==> flow/design.v <==
module gcd (
    input  logic        clk_i,
    input  logic        rst_i,
    input  logic        start_i,
    input  logic [31:0] a_i,
    input  logic [31:0] b_i,
    output logic        busy_o,
    output logic        valid_o,
    output logic [31:0] result_o
);
    logic [31:0] a, a_nxt;
    logic [31:0] b, b_nxt;
    logic [5:0]  k, k_nxt;           
    logic [31:0] result, result_nxt;
    typedef enum logic [3:0] {
        IDLE       = 4'b0000,
        LOAD       = 4'b0001,
        CHK_ZERO   = 4'b0010,
        FACTOR2    = 4'b0011,
        STRIP_A    = 4'b0100,
        STRIP_B    = 4'b0101,
        CMP        = 4'b0110,
        SUB        = 4'b0111,
        DONE       = 4'b1000
    } state_t;
    state_t state, state_nxt;
    logic a_is_zero, b_is_zero;
    logic both_even, a_even, b_even;
    logic a_gt_b;
    logic b_will_be_zero;           
    assign a_is_zero = (a == 0);
    assign b_is_zero = (b == 0);
    assign both_even = (a[0] == 0) && (b[0] == 0);
    assign a_even    = (a[0] == 0);
    assign b_even    = (b[0] == 0);
    assign a_gt_b    = (a > b);
    logic load_inputs, inc_k, shift_a, shift_b, swap, set_res;
    always_comb begin
        state_nxt   = state;
        load_inputs = 1'b0;
        inc_k       = 1'b0;
        shift_a     = 1'b0;
        shift_b     = 1'b0;
        swap        = 1'b0;
        set_res     = 1'b0;
        a_nxt      = a;
        b_nxt      = b;
        k_nxt      = k;
        result_nxt = result;
        b_will_be_zero = 1'b0;
        case (state)
            IDLE: begin
                if (start_i) begin
                    load_inputs = 1'b1;           
                    state_nxt   = LOAD;
                end
            end
            LOAD: begin
                a_nxt = a_i;                      
                b_nxt = b_i;
                k_nxt = 6'd0;                     
                state_nxt = CHK_ZERO;
            end
            CHK_ZERO: begin
                if (a_is_zero && b_is_zero) begin
                    set_res     = 1'b1;
                    result_nxt  = 32'd0;
                    state_nxt   = DONE;
                end else if (a_is_zero) begin
                    set_res     = 1'b1;
                    result_nxt  = b;
                    state_nxt   = DONE;
                end else if (b_is_zero) begin
                    set_res     = 1'b1;
                    result_nxt  = a;
                    state_nxt   = DONE;
                end else begin
                    state_nxt = FACTOR2;
                end
            end
            FACTOR2: begin
                if (both_even) begin
                    shift_a = 1'b1;
                    shift_b = 1'b1;
                    inc_k   = 1'b1;
                    a_nxt = a >> 1;
                    b_nxt = b >> 1;
                    k_nxt = k + 1'b1;
                    state_nxt = FACTOR2;           
                end else begin
                    state_nxt = STRIP_A;
                end
            end
            STRIP_A: begin
                if (a_even) begin
                    shift_a = 1'b1;
                    a_nxt   = a >> 1;
                    state_nxt = STRIP_A;
                end else begin
                    state_nxt = STRIP_B;
                end
            end
            STRIP_B: begin
                if (b_even) begin
                    shift_b = 1'b1;
                    b_nxt   = b >> 1;
                    state_nxt = STRIP_B;
                end else begin
                    state_nxt = CMP;
                end
            end
            CMP: begin
                if (a_gt_b) begin
                    swap  = 1'b1;
                    a_nxt = b;
                    b_nxt = a;
                end
                state_nxt = SUB;
            end
            SUB: begin
                b_nxt = b - a;                      
                b_will_be_zero = (b_nxt == 0);
                if (b_will_be_zero) begin
                    set_res     = 1'b1;
                    result_nxt  = a << k;         
                    state_nxt   = DONE;
                end else begin
                    state_nxt = STRIP_B;
                end
            end
            DONE: begin
                state_nxt = IDLE;                  
            end
            default: state_nxt = IDLE;            
        endcase
    end
    always_ff @(posedge clk_i or posedge rst_i) begin
        if (rst_i) begin
            a      <= 32'd0;
            b      <= 32'd0;
            k      <= 6'd0;
            result <= 32'd0;
        end else begin
            a      <= a_nxt;
            b      <= b_nxt;
            k      <= k_nxt;
            result <= result_nxt;
        end
    end
    always_ff @(posedge clk_i or posedge rst_i) begin
        if (rst_i)
            state <= IDLE;
        else
            state <= state_nxt;
    end
    always_ff @(posedge clk_i or posedge rst_i) begin
        if (rst_i) begin
            busy_o   <= 1'b0;
            valid_o  <= 1'b0;
            result_o <= 32'd0;
        end else begin
            busy_o   <= (state != IDLE) && (state != DONE);
            valid_o  <= set_res;                
            result_o <= result_nxt;
        end
    end
endmodule
## Reports on gcd

Tool output for the design above before and after an edit, in the order of the flow.
Lines under "before" count in the file above, lines under "after" in the edited file.
"change": "after" minus "before" as printed here. "relative change": 100 x difference / "before".
Operators: Yosys type, input widths -> output width; for muxes data width and select width s.
Library cell names are shortened.
Not given: --

- Top module: gcd
- Clock input: clk_i
- Standard-cell library: sky130hd
- Corner: tt_025C_1v80

## The edit

The edit as a unified diff against the file above.
The edited RTL no longer does the same as the RTL above: the edit was made by script, with no optimisation intended.

```diff
@@ -160,5 +160,5 @@
             result_o <= 32'd0;
         end else begin
-            busy_o   <= (state != IDLE) && (state != DONE);
+            busy_o   <= (state != IDLE) && (state == DONE);
             valid_o  <= set_res;                
             result_o <= result_nxt;
```

## Word-level counts

Yosys after proc, flatten, opt, wreduce and memory -nomap, before mapping. Memory bits, and registers merged into a memory's read port (data or address), are not among the register bits. Print and check cells are not counted. Equal cells are merged and count once.

Cells by class:

| what | before | after | change | relative change (%) |
|---|---|---|---|---|
| $add $sub $neg | 2 | 2 | 0 | 0.00 |
| $lt $le $gt $ge | 1 | 1 | 0 | 0.00 |
| equality and inequality tests | 15 | 15 | 0 | 0.00 |
| shifts and indexed selects | 1 | 1 | 0 | 0.00 |
| multiplexer cells | 29 | 29 | 0 | 0.00 |
| bitwise gates (word level) | 2 | 2 | 0 | 0.00 |
| reduce/logical cells | 18 | 18 | 0 | 0.00 |

Operator list:

| operator | before | after | change | relative change (%) |
|---|---|---|---|---|
| $ne 4x4->1 const B | 2 | 1 | -1 | -50.00 |
| $eq 4x4->1 const B | 0 | 1 | +1 | -- |

Operator kinds equal on both sides are left out: 30.

Bit counts:

| what | before | after | change | relative change (%) |
|---|---|---|---|---|
| bits in registers | 108 | 108 | 0 | 0.00 |
| input port bits | 67 | 67 | 0 | 0.00 |
| cells after elaboration | 77 | 77 | 0 | 0.00 |

## Longest topological paths

Yosys ltp: most cells in a row. Word level: on the elaborated netlist, between registers, memories and ports. Mapped: between sequential cells and ports; inverters and the memories' decode and read muxes count.

Logic depth:

| what | before | after | change | relative change (%) |
|---|---|---|---|---|
| depth after elaboration | 5 | 5 | 0 | 0.00 |
| ABC_AREA | 0 | 0 | -- | -- |
| mapped depth | 17 | 16 | -1 | -5.88 |

## After synthesis

The flow's flattened synthesis, as Yosys stat reports it; memories are mapped. The netlist is that of the ABC_AREA named above (0 if unset); the other value can give another one.

Cells by type:

| cell type | before | after | change | relative change (%) |
|---|---|---|---|---|
| nand2_1 | 156 | 115 | -41 | -26.28 |
| a222oi_1 | 4 | 37 | +33 | +825.00 |
| a22oi_1 | 33 | 2 | -31 | -93.94 |
| a31oi_1 | 33 | 8 | -25 | -75.76 |
| a21oi_1 | 105 | 128 | +23 | +21.90 |
| o21ai_0 | 123 | 111 | -12 | -9.76 |
| clkbuf_1 | 89 | 98 | +9 | +10.11 |
| o21ai_1 | 2 | 9 | +7 | +350.00 |
| mux2_2 | 14 | 8 | -6 | -42.86 |
| o211ai_1 | 9 | 15 | +6 | +66.67 |
| nor3b_1 | 0 | 6 | +6 | -- |
| o31ai_1 | 10 | 5 | -5 | -50.00 |
| and3_1 | 3 | 8 | +5 | +166.67 |
| buf_6 | 7 | 3 | -4 | -57.14 |
| buf_4 | 4 | 0 | -4 | -100.00 |
| a21oi_2 | 0 | 4 | +4 | -- |
| nor2_1 | 90 | 93 | +3 | +3.33 |
| o22ai_1 | 10 | 13 | +3 | +30.00 |

Cell types equal on both sides are left out: 9.
The list need not be complete.

Mapped netlist:

| what | before | after | change | relative change (%) |
|---|---|---|---|---|
| standard cells after synthesis | 1181 | 1167 | -14 | -1.19 |
| synthesis area (µm²) | 9555.4 | 9539.1 | -16.3 | -0.17 |
| mapped flip-flops | 108 | 108 | 0 | 0.00 |
| buffer cells | 111 | 112 | +1 | +0.90 |

## Path before layout

Path of least setup slack by OpenSTA after synthesis, without wires, with an ideal clock, recovery checks aside; 20% of the period is set as input and as output delay. Where synthesis merged equal registers, the netlist keeps one of their names.

Path after synthesis:

| what | before | after | change | relative change (%) |
|---|---|---|---|---|
| path kind | register to register | register to register | -- | -- |
| from | reg a[8] | reg a[15] | -- | -- |
| to | reg result[10] | reg result[10] | -- | -- |
| clock period (ns) | 6.0 | 6.0 | 0.0 | 0.00 |
| time at the first pin (ns) | 0.000 | 0.000 | 0.000 | -- |
| arrival (ns) | 4.049 | 3.646 | -0.403 | -9.95 |
| path slack (ns) | 1.826 | 2.228 | +0.402 | -- |
| delay of the path (ns) | 4.174 | 3.771 | -0.403 | -9.66 |
| stages | 18 | 16 | -2 | -11.11 |
| path buffers | 4 | 3 | -1 | -25.00 |
| synthesis period reached (ns) | 4.174 | 3.772 | -0.402 | -9.63 |

"delay of the path" = arrival - input delay + setup time.
"stages": output pins that drive a net of the path, with the launching flip-flop's if there is one; two outputs of one cell count as two.
"synthesis period reached" = period - worst setup slack (recovery checks aside). The figure is calculated, with input and output delays left at 20% of the set period.
Between the ends stands the longest chain of elaborated cells between them, by number of cells; it is not shown to be the way that was timed. Of several equally long chains one is given.
Each line given opens the expression or statement behind the cell; cells for indexed reads and writes are added by Yosys, which also makes memories of some case tables.

On the way, after synthesis, before:
- Cell sequence: dfrtp_1 clkbuf_1 inv_1 ha_1 buf_4 and4_1 nand3_1 a311o_1 a32oi_1 xor2_1 or4_1 nor4b_1 nand4_1 or4_4 o32a_2 buf_6 buf_12 mux2_4
- Cells in the longest elaborated chain: 4

RTL lines, path after synthesis, before:

| what | line | RTL |
|---|---|---|
| start, declared | 11 | `logic [31:0] a, a_nxt;` |
| start, assigned | 139 | `a      <= 32'd0;` |
| start, assigned | 144 | `a      <= a_nxt;` |
| $sub 32x32->32 | 121 | `b_nxt = b - a;` |
| $logic_not 32->1 | 122 | `b_will_be_zero = (b_nxt == 0);` |
| $mux 32 | 123 | `if (b_will_be_zero) begin` |
| $pmux 32 s2 | 51 | `case (state)` |
| end, assigned | 142 | `result <= 32'd0;` |
| end, assigned | 147 | `result <= result_nxt;` |
| end, declared | 14 | `logic [31:0] result, result_nxt;` |

On the way, after synthesis, after:
- Cell sequence: dfrtp_1 clkbuf_1 inv_1 ha_1 clkbuf_1 nand4_1 or2_1 a211o_1 a221oi_1 xor2_1 nor4b_2 nand4_1 nor4_4 a21oi_2 buf_6 mux2_4

RTL lines, path after synthesis, after:

| what | line | RTL |
|---|---|---|
| start, declared | 11 | `logic [31:0] a, a_nxt;` |
| start, assigned | 139 | `a      <= 32'd0;` |
| start, assigned | 144 | `a      <= a_nxt;` |
| end, assigned | 142 | `result <= 32'd0;` |
| end, assigned | 147 | `result <= result_nxt;` |
| end, declared | 14 | `logic [31:0] result, result_nxt;` |

after: No chain of elaborated cells between the ends is given.

## Timing after layout

From the final timing report of each run of set A: the path of least setup slack in the routed layout; clock arrival at registers is part of the times.

Path post-layout:

| what | before | after | change | relative change (%) |
|---|---|---|---|---|
| path kind | register to register | register to register | -- | -- |
| from | reg b[0] | reg b[0] | -- | -- |
| to | reg result[27] | reg result[31] | -- | -- |
| clock period (ns) | 6.0 | 6.0 | 0.0 | 0.00 |
| time at the first pin (ns) | 0.36 | 0.36 | 0.00 | 0.00 |
| arrival (ns) | 5.17 | 5.03 | -0.14 | -2.71 |
| path slack (ns) | 1.09 | 1.22 | +0.13 | -- |
| stages | 16 | 16 | 0 | 0.00 |
| path buffers | 0 | 1 | +1 | -- |

Between the ends stands the longest chain of elaborated cells between them, by number of cells; it is not shown to be the way that was timed. Of several equally long chains one is given.

On the way, post-layout, before:
- Cell sequence: dfrtp_1 inv_1 ha_1 inv_1 fa_1 a211oi_1 o21ai_1 a21oi_1 xor2_1 o21ai_0 or4_1 nor4b_1 nand4_1 or4_4 o32a_2 mux2_4
- Cells in the longest elaborated chain: 5

RTL lines, path post-layout, before:

| what | line | RTL |
|---|---|---|
| start, declared | 12 | `logic [31:0] b, b_nxt;` |
| start, assigned | 140 | `b      <= 32'd0;` |
| start, assigned | 145 | `b      <= b_nxt;` |
| $logic_not 32->1 | 32 | `assign b_is_zero = (b == 0);` |
| $mux 32 | 73 | `end else if (b_is_zero) begin` |
| $mux 32 | 69 | `end else if (a_is_zero) begin` |
| $mux 32 | 65 | `if (a_is_zero && b_is_zero) begin` |
| $pmux 32 s2 | 51 | `case (state)` |
| end, assigned | 142 | `result <= 32'd0;` |
| end, assigned | 147 | `result <= result_nxt;` |
| end, declared | 14 | `logic [31:0] result, result_nxt;` |

On the way, post-layout, after:
- Cell sequence: dfrtp_1 inv_1 ha_1 inv_1 fa_1 xor2_1 a2111oi_0 o211ai_1 nor4_1 nand4_1 nor4b_2 nand4_1 nor4_4 a21oi_4 buf_4 mux2_1
- Cells in the longest elaborated chain: 5

RTL lines, path post-layout, after:

| what | line | RTL |
|---|---|---|
| start, declared | 12 | `logic [31:0] b, b_nxt;` |
| start, assigned | 140 | `b      <= 32'd0;` |
| start, assigned | 145 | `b      <= b_nxt;` |
| $logic_not 32->1 | 32 | `assign b_is_zero = (b == 0);` |
| $mux 32 | 73 | `end else if (b_is_zero) begin` |
| $mux 32 | 69 | `end else if (a_is_zero) begin` |
| $mux 32 | 65 | `if (a_is_zero && b_is_zero) begin` |
| $pmux 32 s2 | 51 | `case (state)` |
| end, assigned | 142 | `result <= 32'd0;` |
| end, assigned | 147 | `result <= result_nxt;` |
| end, declared | 14 | `logic [31:0] result, result_nxt;` |

## Measured runs

Runs of the flow (Yosys, OpenROAD) on both versions; the two runs of a pair have the same settings. The constraints put input and output delay at 20% of the set period each and load the outputs with 0.01 pF.

Flow settings, set A:
- CORE_UTILIZATION: 40
- PLACE_DENSITY: 0.6
- period_ns: 6.0
- CAP_MARGIN: 20
- CORE_MARGIN: 2
- SLEW_MARGIN: 20

Results, set A:

| what | before | after | change | relative change (%) |
|---|---|---|---|---|
| chip area in the Yosys report (µm²) | 9555.4 | 9539.1 | -16.3 | -0.17 |
| area of the die (µm²) | 25141.3 | 25098.5 | -42.8 | -0.17 |
| utilization (%) | 46.5 | 46.8 | +0.3 | -- |
| worst setup slack after layout (ns) | 1.088 | 1.216 | +0.128 | -- |
